==> flow/design.v <==
module incrementerby4(clk, en, rst, ld, ld_data, out);
    input clk, en, rst, ld;
    output reg [7:0] out;
    input [7:0] ld_data;
    always @(posedge clk) begin
        if (rst) begin
            out <= ld_data;
        end
        else if (ld) begin
            out <= ld_data;
        end 
        else if (en) begin
            out <= out + 4;
        end
    end
endmodule
module adder (a, b, out);
    input [7:0] a, b;
    output [7:0] out;
    assign out = a + b;    
endmodule
module adder12 (a, b, out);
    input [11:0] a, b;
    output [11:0] out;
    assign out = a + b;    
endmodule
module buffer_4 (clk, wr_en, wr_adr, wr_data, rd_adr, rd_data);
    parameter SIZE = 16;
    input clk, wr_en;
    input [7:0] wr_adr, rd_adr;
    input [31:0] wr_data;
    output [7:0] rd_data;
    reg [7:0] mem [0:SIZE-1];
    assign rd_data = mem[rd_adr];
    always @(posedge clk) begin
        if (wr_en) begin
            mem[wr_adr] <= wr_data[31 : 24];
            mem[wr_adr + 1] <= wr_data[23 : 16];
            mem[wr_adr + 2] <= wr_data[15 : 8];
            mem[wr_adr + 3] <= wr_data[7 : 0];
        end
    end
endmodule
module buffer_8 (clk, wr_en, wr_adr, wr_data, rd_adr, rd_data);
    parameter SIZE = 64;
    input clk, wr_en;
    input [7:0] wr_adr, rd_adr;
    input [31:0] wr_data;
    output [31:0] rd_data;
    reg [7:0] mem [0:SIZE-1];
    assign rd_data = {mem[rd_adr], mem[rd_adr + 1], mem[rd_adr + 2], mem[rd_adr + 3]};
    always @(posedge clk) begin
        if (wr_en) begin
            mem[wr_adr] <= wr_data[31 : 24];
            mem[wr_adr + 1] <= wr_data[23 : 16];
            mem[wr_adr + 2] <= wr_data[15 : 8];
            mem[wr_adr + 3] <= wr_data[7 : 0];
        end
    end
endmodule
module counter #(parameter MAX_COUNT = 16)(clk, rst, en, carry, count);
    input clk, rst, en;
    output reg carry;
    output reg [7:0] count;
    always @(posedge clk) begin
        if (rst) begin
            count <= 0;
        end
        else if (en) begin
            if (count == MAX_COUNT - 1) begin
                count <= 0;
            end
            else begin
                count <= count + 1;
            end
        end
    end
    assign carry = (count == MAX_COUNT - 1);
endmodule
module decoder (a, out);
    parameter N = 4;
    input [7:0] a;
    output reg [N-1:0] out;
    reg [N-1:0] i;
    always @(*) begin
        for (i = 0; i < N; i = i + 1) begin
            if (i == a) begin
                out[i] = 1;
            end
            else begin
                out[i] = 0;
            end
        end
    end
endmodule
module multiplier (a, b, out);
    input [7:0] a, b;
    wire [15:0] result;
    assign result = a * b;
    output [7:0] out;
    assign out = {result[15:8]};
endmodule
module mux2_1 (a, b, sel, out);
    input [7:0] a, b;
    input sel;
    output [7:0] out;
    assign out = sel ? a : b;
endmodule
module register1word(clk, en, rst, write_data, out);
    input clk, en, rst;
    input [11:0] write_data;
    output reg [11:0] out;
    always @(posedge clk) begin
        if (rst) begin
            out <= 0;
        end else if (en) begin
            out <= write_data;
        end
    end
endmodule
module register4word(clk, en, rst, addr, write_data, out);
    input clk, en, rst;
    input [7:0] addr;
    input [7:0] write_data;
    reg [7:0] data [0:3];
    output [31:0] out;
    always @(posedge clk) begin
        if (rst) begin
            data[0] <= 0;
            data[1] <= 0;
            data[2] <= 0;
            data[3] <= 0;
        end 
        else if (en) begin
            data[addr] <= write_data;
        end
    end
    assign out = {data[0], data[1], data[2], data[3]};
endmodule
module mac (clk, rst, rst_acc, acc_en, img_pixel, filter_value, out);
    input clk, rst, rst_acc, acc_en;
    input [7:0] img_pixel, filter_value;
    output [7:0] out;
    wire [11:0] acc_out, acc_in;
    wire [7:0] mult_res;
    multiplier mult(img_pixel, filter_value, mult_res);
    adder12 addr4({4'b0000, mult_res}, acc_out, acc_in);
    register1word acc(clk, acc_en, rst | rst_acc, acc_in, acc_out);
    assign out = acc_out[11:4];
endmodule
module PE (clk, rst, rst_acc, rst_res_reg, res_buffer_en, acc_en,
           img_pixel, filter_value, res_index, out);
    input clk, rst, rst_acc, rst_res_reg, acc_en, res_buffer_en;
    input [7:0] img_pixel, filter_value, res_index;
    output [31:0] out;
    wire [7:0] mac_out;
    mac mac1 (clk, rst, rst_acc, acc_en, img_pixel, filter_value, mac_out);
    register4word res_buffer(clk, res_buffer_en, rst | rst_res_reg, res_index, mac_out, out);
endmodule
module controller(clk, reset, start, co_cntr16_img, co_cntr4_filter, co_cntr_filters,
                 co_cntr43, co_row_cntr, co_col_cntr, co_cntr16, co_cntr_reg4, co_cntr13, cntr43_res,
                 rst, rst_acc, rst_res_reg, mem_en, cntr16_img_en, cntr_filters_en, cntr4_filter_en, wr_file, adr_sel, mem_offset_sel, filter_wr_en,
                 img_wr_en, row_cntr_en, col_cntr_en, cntr43_en, cntr16_en, img_slice_en, acc_en, cntr_reg4_en, res_buffer_en,
                 cntr13_en, inc_en, inc_ld, done);
    input clk, reset, start;
    output reg rst, mem_en, cntr16_img_en, cntr_filters_en, cntr4_filter_en, adr_sel, filter_wr_en, wr_file;
    output reg img_wr_en, row_cntr_en, col_cntr_en, cntr43_en, cntr16_en, img_slice_en, acc_en, cntr_reg4_en, res_buffer_en;
    output reg cntr13_en, inc_en, inc_ld, done, rst_acc, rst_res_reg;
    output reg[1:0] mem_offset_sel;
    input co_cntr16_img, co_cntr4_filter, co_cntr_filters, co_cntr43, co_row_cntr, co_col_cntr, co_cntr16, co_cntr_reg4, co_cntr13;
    input [7:0] cntr43_res;
    reg[3:0] ns;
    reg[3:0] ps;
    always @(*) begin
        case(ps)
            4'b0000:   ns <= ~start ? 4'b0000 : 4'b0001;
            4'b0001:   ns <= start ? 4'b0001 : 4'b0010;
            4'b0010:   ns <= ~co_cntr4_filter ? 4'b0010 : 4'b1011;
            4'b1011:   ns <= ~co_cntr_filters ? 4'b0010 : 4'b0011;
            4'b0011:   ns <= ~co_cntr16_img ? 4'b0011 : 4'b0100;
            4'b0100:   ns <= ~co_row_cntr ? 4'b0100 : 4'b0101;
            4'b0101:   ns <= ~co_cntr16 ? 4'b0101 : 4'b0110;
            4'b0110 :  ns <= (cntr43_res == 42 || co_cntr_reg4) ? 4'b0111 : 4'b1010;
            4'b0111 : ns <= co_cntr43 ? 4'b1001 : 4'b1010;
            4'b1010 : ns <= ~co_cntr13 ? 4'b0100 : 4'b1000;
            4'b1000 : ns <= 4'b0011; 
            4'b1001: ns <= 4'b0000;
            default: ns <= 4'b0000;
        endcase
    end
    always @(*) begin
        {rst, mem_en, cntr16_img_en, cntr_filters_en, cntr4_filter_en, adr_sel, filter_wr_en,
        img_wr_en, row_cntr_en, col_cntr_en, cntr43_en, cntr16_en, img_slice_en, acc_en,
        cntr_reg4_en, res_buffer_en, cntr13_en, inc_en, inc_ld, done, mem_offset_sel, wr_file, rst_acc, rst_res_reg} = 0;
        case(ps)
            4'b0001:begin  rst = 1; inc_ld = 1;   end
            4'b0010: begin cntr4_filter_en = 1; adr_sel = 1; filter_wr_en = 1; mem_offset_sel = 0; end
            4'b0011 : begin  cntr16_img_en = 1; img_wr_en = 1; mem_offset_sel = 1;  end
            4'b1011: begin cntr_filters_en = 1; end
            4'b0100: begin row_cntr_en = 1; img_slice_en = 1; end
            4'b0101: begin acc_en = 1; cntr16_en = 1; end
            4'b0110: begin cntr_reg4_en = 1; res_buffer_en = 1; rst_acc = 1;end
            4'b0111: begin mem_en = 1; cntr43_en = 1; mem_offset_sel = 2; rst_res_reg = 1; end
            4'b1010: begin col_cntr_en = 1; cntr13_en = 1; end
            4'b1000: begin inc_en = 1; end
            4'b1001: begin done = 1; wr_file = 1; end
        endcase
    end
    always @(posedge clk) begin
         if (reset)
             ps <= 4'b0000;
         else
             ps <= ns;
     end
endmodule
module datapath(clk, rst, x, y, z, rst_acc, rst_res_reg, mem_en, cntr16_img_en, cntr_filters_en,
          cntr4_filter_en, filter_wr_en, img_wr_en, cntr43_en, row_cntr_en,
          col_cntr_en, cntr16_en, img_slice_en, acc_en, cntr_reg4_en, res_buffer_en, cntr13_en,
          inc_en, inc_ld, wr_file, adr_sel, mem_offset_sel, co_cntr16_img,
          co_cntr4_filter, co_cntr_filters, co_cntr43, co_row_cntr, co_col_cntr, co_cntr16, co_cntr_reg4, co_cntr13, cntr43_res,
          mem_rd_adr, mem_rd_data, out_we, out_adr, out_data);
    parameter NUM_FILTERS = 4;
    input clk, rst, mem_en, cntr16_img_en, cntr_filters_en, cntr4_filter_en, adr_sel, filter_wr_en, wr_file;
    input img_wr_en, row_cntr_en, col_cntr_en, cntr43_en, cntr16_en, img_slice_en, acc_en, cntr_reg4_en, res_buffer_en;
    input cntr13_en, inc_en, inc_ld, rst_acc, rst_res_reg;
    input [1:0] mem_offset_sel;
    input [7:0] x,y,z;
    output co_cntr16_img, co_cntr4_filter, co_cntr_filters, co_cntr43, co_row_cntr, co_col_cntr, co_cntr16, co_cntr_reg4, co_cntr13;
    output [7:0] cntr43_res;
    output [7:0] mem_rd_adr;
    input [31:0] mem_rd_data;
    output out_we;
    output [7:0] out_adr;
    output [32*NUM_FILTERS-1:0] out_data;
    wire[NUM_FILTERS - 1: 0] filters_wr_en;
    wire [7:0] mem_wr_adr, mem_offset_out, cntr4_filter_res, cntr16_img_res, mem_cntr_res;
    wire [7:0] img_rd_adr, row_cntr_res, col_cntr_res, cntr16_res, img_slice_rd_data;
    wire [7:0] mult_res, cntr_reg4_res, cntr13_res, x_offset;
    wire [31:0] img_rd_data;
    wire [7:0] filters_rd_data[0:NUM_FILTERS-1], filter_adr, cntr_filters_res, mem_filter_adr;
    assign out_we = mem_en;
    assign out_adr = mem_wr_adr;
    assign mem_offset_out = (mem_offset_sel == 0) ? y :
                            (mem_offset_sel == 1) ? x_offset :
                            (mem_offset_sel == 2) ? z : 0;
    counter #(NUM_FILTERS) cntr_filters(clk, rst, cntr_filters_en, co_cntr_filters, cntr_filters_res);
    decoder #(NUM_FILTERS) dcdr(cntr_filters_res, filters_wr_en);
    counter #(4) cntr4_filter (clk, rst, cntr4_filter_en, co_cntr4_filter, cntr4_filter_res);
    counter #(16) cntr16_img (clk, rst, cntr16_img_en, co_cntr16_img, cntr16_img_res);
    mux2_1 mux(mem_filter_adr, cntr16_img_res, adr_sel, mem_cntr_res);
    adder addr1(mem_offset_out, mem_cntr_res, mem_rd_adr);
    adder addr5(cntr4_filter_res, cntr_filters_res << 2, mem_filter_adr);
    genvar i;
    generate
        for (i = 0; i < NUM_FILTERS; i = i + 1) begin : gen_filters
            buffer_4 filter_buffer(clk, filters_wr_en[i] & filter_wr_en, cntr4_filter_res << 2, mem_rd_data, cntr16_res, filters_rd_data[i]);
            PE pe(clk, rst, rst_acc, rst_res_reg, res_buffer_en, acc_en,
                  img_slice_rd_data, filters_rd_data[i], cntr_reg4_res, out_data[32*i +: 32]);
        end
    endgenerate
    buffer_8 img_buffer(clk, img_wr_en, cntr16_img_res << 2, mem_rd_data, img_rd_adr, img_rd_data);
    counter #(43) cntr43 (clk, rst, cntr43_en, co_cntr43, cntr43_res);
    adder addr2(cntr43_res, mem_offset_out, mem_wr_adr);
    counter #(4) row_cntr (clk, rst, row_cntr_en, co_row_cntr, row_cntr_res);
    counter #(13) col_cntr (clk, rst, col_cntr_en, co_col_cntr, col_cntr_res);
    adder addr3(row_cntr_res << 4, col_cntr_res, img_rd_adr);
    counter #(16) cntr16 (clk, rst, cntr16_en, co_cntr16, cntr16_res);
    buffer_4 img_slice(clk, img_slice_en, row_cntr_res << 2, img_rd_data, cntr16_res, img_slice_rd_data);
    counter #(4) cntr_reg4 (clk, rst, cntr_reg4_en, co_cntr_reg4, cntr_reg4_res);
    counter #(13) cntr13 (clk, rst, cntr13_en, co_cntr13, cntr13_res);
    incrementerby4 inc(clk, inc_en, rst, inc_ld, x, x_offset);
endmodule
module convolution(clk, reset, start, x, y, z, done, mem_rd_adr, mem_rd_data, out_we, out_adr, out_data);
    parameter NUM_FILTERS = 4;
    input clk, reset, start;
    output [7:0] mem_rd_adr;
    input [31:0] mem_rd_data;
    output out_we;
    output [7:0] out_adr;
    output [32*NUM_FILTERS-1:0] out_data;
    input [7:0] x, y, z;
    output done;
    wire rst, rst_acc, mem_en, cntr16_img_en, cntr_filters_en, cntr4_filter_en, adr_sel, filter_wr_en, rst_res_reg;
    wire img_wr_en, row_cntr_en, col_cntr_en, cntr43_en, cntr16_en, img_slice_en, acc_en, cntr_reg4_en, res_buffer_en;
    wire cntr13_en, inc_en, inc_ld, wr_file;
    wire [1:0] mem_offset_sel;
    wire co_cntr16_img, co_cntr4_filter, co_cntr_filters, co_cntr43, co_row_cntr, co_col_cntr, co_cntr16, co_cntr_reg4, co_cntr13;
    wire [7:0] cntr43_res;
    datapath #(NUM_FILTERS) dp(clk, rst, x, y, z, rst_acc, rst_res_reg, mem_en, cntr16_img_en, cntr_filters_en, cntr4_filter_en, filter_wr_en, img_wr_en, cntr43_en, row_cntr_en,
          col_cntr_en, cntr16_en, img_slice_en, acc_en, cntr_reg4_en, res_buffer_en, cntr13_en,
          inc_en, inc_ld, wr_file, adr_sel, mem_offset_sel, co_cntr16_img,
          co_cntr4_filter, co_cntr_filters, co_cntr43, co_row_cntr, co_col_cntr, co_cntr16, co_cntr_reg4, co_cntr13, cntr43_res,
          mem_rd_adr, mem_rd_data, out_we, out_adr, out_data);
    controller cu(clk, reset, start, co_cntr16_img, co_cntr4_filter, co_cntr_filters, co_cntr43, co_row_cntr, co_col_cntr,
                 co_cntr16, co_cntr_reg4, co_cntr13, cntr43_res,
                 rst, rst_acc, rst_res_reg, mem_en, cntr16_img_en, cntr_filters_en, cntr4_filter_en, wr_file, adr_sel, mem_offset_sel, filter_wr_en,
                 img_wr_en, row_cntr_en, col_cntr_en, cntr43_en, cntr16_en, img_slice_en, acc_en, cntr_reg4_en, res_buffer_en,
                 cntr13_en, inc_en, inc_ld, done);
endmodule
# ---- Step by step through the tools: convolution
# Module convolution before and after one edit of its RTL, step after step.
# Lines under "orig" count in the file above, lines under "edited" in the edited file.
# "diff" is "edited" less "orig", of the values as shown; "change_rel_pct" is that difference over "orig", in percent.
# Cell names lack the library's common part.
# Not given: -
dict set report inputs {
  top_module {convolution}
  clk_port {clk}
  cell_library {sky130hd}
  corner {tt_025C_1v80}
}

# ---- Diff
# The edit as a unified diff against the file above.
# The edit is scripted: it alters the design's behaviour and was not made to optimise anything.
# begin of diff
@@ -269,5 +269,8 @@
     counter #(4) cntr_reg4 (clk, rst, cntr_reg4_en, co_cntr_reg4, cntr_reg4_res);
     counter #(13) cntr13 (clk, rst, cntr13_en, co_cntr13, cntr13_res);
-    incrementerby4 inc(clk, inc_en, rst, inc_ld, x, x_offset);
+    wire [7:0] x_offset_a, x_offset_b;
+    incrementerby4 inc(clk, inc_en, rst, inc_ld, x, x_offset_a);
+    incrementerby4 inc_twin (clk, ~inc_en, rst, inc_ld, x, x_offset_b);
+    assign x_offset = x_offset_a ^ x_offset_b;
 endmodule
 module convolution(clk, reset, start, x, y, z, done, mem_rd_adr, mem_rd_data, out_we, out_adr, out_data);
# end of diff

# ---- Word-level counts
# Source: Yosys, flattened and elaborated, memories not mapped. Widths are those after wreduce. Print and check cells do not count.
# Memory sizes are those after Yosys's memory passes, which may raise the word count (mostly to a power of two), join words into wider ones and drop unused or constant bits.
# element orig edited diff change_rel_pct
set classes {}
lappend classes {n_reduce_logical 9 9 0 0.00}
lappend classes {mul 4 4 0 0.00}
lappend classes {eq_ne 24 25 1 4.17}
lappend classes {n_logic 6 7 1 16.67}
lappend classes {mux 121 124 3 2.48}
lappend classes {add_sub_neg 30 31 1 3.33}
# operator orig edited diff change_rel_pct
set op_table {}
lappend op_table {{8-bit 2-to-1 mux} 52 55 3 5.77}
lappend op_table {{8-bit by 3-bit adder with 8-bit output with constant B} 1 2 1 100.00}
lappend op_table {{3-bit by 1-bit inequality test with 1-bit output with constant B} 0 1 1 -}
lappend op_table {{8-bit bitwise XOR} 0 1 1 -}
# Unchanged operator kinds not shown: 34.
# element orig edited diff change_rel_pct
set bits {}
lappend bits {output_inout_bits 146 146 0 0.00}
lappend bits {mem_bits_ro 400 400 0 0.00}
lappend bits {memories 11 11 0 0.00}
lappend bits {word_cells 220 227 7 3.18}
lappend bits {ramBits 1280 1280 0 0.00}
lappend bits {input_bits 59 59 0 0.00}
lappend bits {reg_bits 132 140 8 6.06}

# ---- Logic depth
# Depth = most cells in a row (Yosys ltp): at word level without a register or memory, in the mapped netlist without a sequential cell, where the memories' decode and read muxes count.
# element orig edited diff change_rel_pct
set logic_depth {}
lappend logic_depth {word_depth 5 5 0 0.00}
lappend logic_depth {abc_area 0 0 - -}
lappend logic_depth {depth_mapped 39 38 -1 -2.56}
lappend logic_depth {depth_no_buf 32 31 -1 -3.12}

# ---- Synthesis result
# The flow's flattened synthesis, as Yosys stat reports it; memories are mapped. The netlist is that of the ABC_AREA named above (0 if unset); the other value can give another one.
# element orig edited diff change_rel_pct
set synth_totals {}
lappend synth_totals {mapped_cells 4638 4620 -18 -0.39}
lappend synth_totals {n_buf 279 279 0 0.00}
lappend synth_totals {ffs 1427 1435 8 0.56}
lappend synth_totals {synth_area_um2 76140.5 76821.2 680.7 0.89}
lappend synth_totals {sequential_area_um2 41459.8 41700.0 240.2 0.58}
# cell orig edited diff change_rel_pct
set by_type {}
lappend by_type {nand2_1 203 136 -67 -33.00}
lappend by_type {clkbuf_1 185 160 -25 -13.51}
lappend by_type {mux2i_1 81 103 22 27.16}
lappend by_type {mux2_2 20 42 22 110.00}
lappend by_type {buf_2 15 37 22 146.67}
lappend by_type {xnor2_1 90 107 17 18.89}
lappend by_type {nand2b_1 12 28 16 133.33}
lappend by_type {inv_1 211 224 13 6.16}
lappend by_type {and3_1 63 50 -13 -20.63}
lappend by_type {or2_2 50 37 -13 -26.00}
lappend by_type {nand3_1 59 50 -9 -15.25}
lappend by_type {edfxtp_1 1288 1296 8 0.62}
lappend by_type {nor3_1 26 18 -8 -30.77}
lappend by_type {o22ai_1 8 16 8 100.00}
lappend by_type {o21ai_0 58 51 -7 -12.07}
lappend by_type {nor2b_1 19 12 -7 -36.84}
lappend by_type {mux4_1 0 7 7 -}
lappend by_type {buf_1 70 64 -6 -8.57}
# Unchanged cell types not shown: 14.
# Not every row of either side is listed.
# The figures by module come from a second, unflattened synthesis with its own total; it is not the netlist above.
# element orig edited diff change_rel_pct
set unflattened {}
lappend unflattened {hier_cells 11758 11808 50 0.43}
lappend unflattened {hier_area_um2 118486.1 118984.1 498.0 0.42}
# Each row is one instance without its submodules.
# mod cells mod_area_um2 instances seq_area_um2
set by_module_orig {}
lappend by_module_orig {buffer_8 4854 48886.9 1 15374.7}
lappend by_module_orig {buffer_4 911 9241.4 5 3843.7}
lappend by_module_orig {multiplier 237 2023.2 4 0.0}
lappend by_module_orig {register4word 74 1260.0 4 960.9}
lappend by_module_orig {adder12 59 503.0 4 0.0}
lappend by_module_orig {register1word 38 420.4 4 240.2}
lappend by_module_orig {{counter #(MAX_COUNT=4)} 41 374.1 4 160.2}
lappend by_module_orig {adder 42 331.6 4 0.0}
lappend by_module_orig {controller 90 935.9 1 300.3}
lappend by_module_orig {{counter #(MAX_COUNT=13)} 41 385.4 2 160.2}
lappend by_module_orig {{counter #(MAX_COUNT=16)} 42 385.4 2 160.2}
lappend by_module_orig {incrementerby4 33 394.1 1 240.2}
lappend by_module_orig {{counter #(MAX_COUNT=43)} 41 384.1 1 160.2}
lappend by_module_orig {{datapath #(NUM_FILTERS=4)} 26 234.0 1 0.0}
# orig: Further modules, not shown: 5.
# mod cells mod_area_um2 instances seq_area_um2
set by_module_edited {}
lappend by_module_edited {buffer_8 4854 48886.9 1 15374.7}
lappend by_module_edited {buffer_4 911 9241.4 5 3843.7}
lappend by_module_edited {multiplier 237 2023.2 4 0.0}
lappend by_module_edited {register4word 74 1260.0 4 960.9}
lappend by_module_edited {adder12 59 503.0 4 0.0}
lappend by_module_edited {register1word 38 420.4 4 240.2}
lappend by_module_edited {{counter #(MAX_COUNT=4)} 41 374.1 4 160.2}
lappend by_module_edited {adder 42 331.6 4 0.0}
lappend by_module_edited {controller 90 935.9 1 300.3}
lappend by_module_edited {incrementerby4 33 394.1 2 240.2}
lappend by_module_edited {{counter #(MAX_COUNT=13)} 41 385.4 2 160.2}
lappend by_module_edited {{counter #(MAX_COUNT=16)} 42 385.4 2 160.2}
lappend by_module_edited {{counter #(MAX_COUNT=43)} 41 384.1 1 160.2}
lappend by_module_edited {{datapath #(NUM_FILTERS=4)} 43 337.8 1 0.0}
# edited: Further modules, not shown: 5.

# ---- Worst setup path after synthesis
# Source: OpenSTA report_checks on the synthesized netlist (no wires, ideal clock, input and output delay 20% of the period each), path of least setup slack; recovery checks are left aside. Register names are those of the netlist, which keeps one name where synthesis merged equal registers.
# element orig edited diff change_rel_pct
set synth_path {}
lappend synth_path {kind {register -> register} {register -> register} - -}
lappend synth_path {from {reg (no name shown)} {reg (no name shown)} - -}
lappend synth_path {to {reg dp.gen_filters[3].pe.mac1.acc.out[8]} {reg dp.gen_filters[3].pe.mac1.acc.out[8]} - -}
lappend synth_path {arrival_time_ps 7983 7495 -488 -6.11}
lappend synth_path {setup_time_ps 128 128 0 -}
lappend synth_path {launch_ps 0 0 0 -}
lappend synth_path {stages 38 35 -3 -7.89}
lappend synth_path {path_delay_ps 8111 7623 -488 -6.02}
lappend synth_path {clock_period_ps 9000 9000 0 0.00}
lappend synth_path {path_slack_ps 889 1377 488 -}
lappend synth_path {required_ps 8872 8872 0 0.00}
lappend synth_path {path_buffers 7 6 -1 -14.29}
lappend synth_path {synth_period_reached_ps 8111 7623 -488 -6.02}
# "path_delay_ps" = arrival - input delay + setup time.
# "stages" counts driving pins, that of a launching flip-flop among them; a cell with two outputs on the path counts twice.
# "synth_period_reached_ps" is the clock period less the worst setup slack; recovery checks do not enter. This is arithmetic on one report: input and output delays are still those of the set period (20% each).
dict set report synth_via_orig {
  path_cell_list {dfxtp_1 buf_6 buf_6 buf_6 buf_6 buf_2 buf_2 mux4_2 nand2_1 nand2_1 o21ai_1 clkbuf_1 nor2_1 fa_1 inv_1 fa_1 fa_1 fa_1 [2 not listed] nand3_1 or4_1 a2111o_1 nand2_1 a21oi_1 xnor2_1 ha_1 inv_1 fa_1 nor2b_1 o21ai_0 a21boi_0 o21ai_0 a21boi_0 o21ai_0 a21oi_1 xnor2_1 nor2_1}
}
# element line
set synth_rtl_orig {}
lappend synth_rtl_orig {{to (assign)} 115} ;# out <= 0;
lappend synth_rtl_orig {{to (assign)} 117} ;# out <= write_data;
lappend synth_rtl_orig {{to (decl)} 112} ;# output reg [11:0] out;
# orig: No chain of elaborated cells between the ends is given.
dict set report synth_via_edited {
  path_cell_list {dfxtp_1 buf_6 buf_6 buf_8 buf_6 buf_6 buf_2 mux4_2 mux2_2 o21ai_1 nor2_1 fa_1 inv_1 fa_1 inv_1 fa_1 inv_1 fa_1 inv_1 ha_1 a21oi_1 nor3b_1 xnor2_1 ha_1 inv_1 fa_1 nor2b_1 o21ai_0 a21boi_0 o21ai_0 a21boi_0 o21ai_0 a21oi_1 xnor2_1 nor2_1}
}
# element line
set synth_rtl_edited {}
lappend synth_rtl_edited {{to (assign)} 115} ;# out <= 0;
lappend synth_rtl_edited {{to (assign)} 117} ;# out <= write_data;
lappend synth_rtl_edited {{to (decl)} 112} ;# output reg [11:0] out;
# edited: No chain of elaborated cells between the ends is given.

# ---- Worst path after layout
# From the final timing report of each run of pair A: the path of least setup slack in the routed layout; clock arrival at registers is part of the times.
# The path's times are printed in steps of 10 ps; the period is the one set.
# element orig edited diff change_rel_pct
set layout_path {}
lappend layout_path {kind {register -> register} {register -> register} - -}
lappend layout_path {from {reg (no name shown)} {reg (no name shown)} - -}
lappend layout_path {to {reg dp.gen_filters[3].pe.mac1.acc.out[10]} {reg dp.gen_filters[3].pe.mac1.acc.out[8]} - -}
lappend layout_path {arrival_time_ps 8750 8520 -230 -2.63}
lappend layout_path {path_buffers 2 3 1 50.00}
lappend layout_path {path_slack_ps 900 1120 220 -}
lappend layout_path {setup_time_ps 150 150 0 -}
lappend layout_path {required_ps 9650 9640 -10 -0.10}
lappend layout_path {clock_period_ps 9000 9000 0 0.00}
lappend layout_path {stages 33 32 -1 -3.03}
lappend layout_path {launch_ps 800 780 -20 -2.50}
dict set report layout_via_orig {
  path_cell_list {dfxtp_4 buf_4 mux4_2 nand2_1 nand2_1 o21ai_2 buf_4 nor2_1 fa_1 ha_1 inv_1 fa_1 fa_1 inv_1 ha_1 nand3_1 or4_1 a2111o_1 nand2_1 a21oi_1 xnor2_1 ha_1 inv_1 fa_1 nor2b_1 o21ai_0 a21boi_0 o21ai_0 a21boi_0 o21ai_0 a21oi_1 xnor2_1 nor2_1}
}
# element line
set layout_rtl_orig {}
lappend layout_rtl_orig {{to (assign)} 115} ;# out <= 0;
lappend layout_rtl_orig {{to (assign)} 117} ;# out <= write_data;
lappend layout_rtl_orig {{to (decl)} 112} ;# output reg [11:0] out;
# orig: No chain of elaborated cells between the ends is given.
dict set report layout_via_edited {
  path_cell_list {dfxtp_4 buf_12 buf_12 mux4_2 mux2_2 o21ai_1 buf_4 nor2_1 fa_1 inv_1 fa_1 inv_1 fa_1 inv_1 fa_1 inv_1 ha_1 a21oi_1 nor3b_1 xnor2_1 ha_1 inv_1 fa_1 nor2b_1 o21ai_0 a21boi_0 o21ai_0 a21boi_0 o21ai_0 a21oi_1 xnor2_1 nor2_1}
}
# element line
set layout_rtl_edited {}
lappend layout_rtl_edited {{to (assign)} 115} ;# out <= 0;
lappend layout_rtl_edited {{to (assign)} 117} ;# out <= write_data;
lappend layout_rtl_edited {{to (decl)} 112} ;# output reg [11:0] out;
# edited: No chain of elaborated cells between the ends is given.

# ---- Measured runs
# Runs of the flow (Yosys, OpenROAD) on both versions; the two runs of a pair have the same settings. The constraints put input and output delay at 20% of the set period each and load the outputs with 0.01 pF.
dict set report flow_settings_pair_A {
  period_ns 9.0
  CAP_MARGIN 20
  CORE_MARGIN 2
  CORE_UTILIZATION 40
  SLEW_MARGIN 20
}
# element orig edited diff change_rel_pct
set results_pair_A {}
lappend results_pair_A {timing.setup.ws_ps 903 1121 218 -}
lappend results_pair_A {finalCellArea_um2 86965.9 87626.5 660.6 0.76}
lappend results_pair_A {period_reached_ps 8097 7879 -218 -2.69}
lappend results_pair_A {power.total_uw 14167 14271 104 0.73}
lappend results_pair_A {synthesis_area_um2 76140.5 76821.2 680.7 0.89}
lappend results_pair_A {dieArea_um2 193855.0 195576.0 1721.0 0.89}
lappend results_pair_A {utilization_pct 45.9 46.0 0.1 -}
dict set report flow_settings_pair_B {
  CAP_MARGIN 40
  CELL_PAD_IN_SITES_DETAIL_PLACEMENT 0
  CELL_PAD_IN_SITES_GLOBAL_PLACEMENT 3
  CORE_ASPECT_RATIO 0.66
  CORE_UTILIZATION 44
  CTS_CLUSTER_DIAMETER 87
  GPL_ROUTABILITY_DRIVEN 1
  MIN_ROUTING_LAYER {met2}
  PLACE_DENSITY_LB_ADDON 0.18
  SETUP_SLACK_MARGIN 1.61
  period_ns 11.6
  CORE_MARGIN 2
  SLEW_MARGIN 20
}
# element orig edited diff change_rel_pct
set results_pair_B {}
lappend results_pair_B {timing.setup.ws_ps 3070 2727 -343 -}
lappend results_pair_B {finalCellArea_um2 86984.7 87845.5 860.8 0.99}
lappend results_pair_B {period_reached_ps 8530 8873 343 4.02}
lappend results_pair_B {power.total_uw 10899 11268 369 3.39}
lappend results_pair_B {synthesis_area_um2 76140.5 76821.2 680.7 0.89}
lappend results_pair_B {dieArea_um2 176462.0 178026.0 1564.0 0.89}
lappend results_pair_B {utilization_pct 50.8 50.7 -0.1 -}
# "period_reached_ps" = clock period - worst setup slack. The figure is calculated, with input and output delays left at 20% of the set period.
# By "power.total_uw" is meant OpenSTA's value without simulated activity: inputs other than the clock are taken to toggle once in ten clock periods, and the tool carries that through the logic.
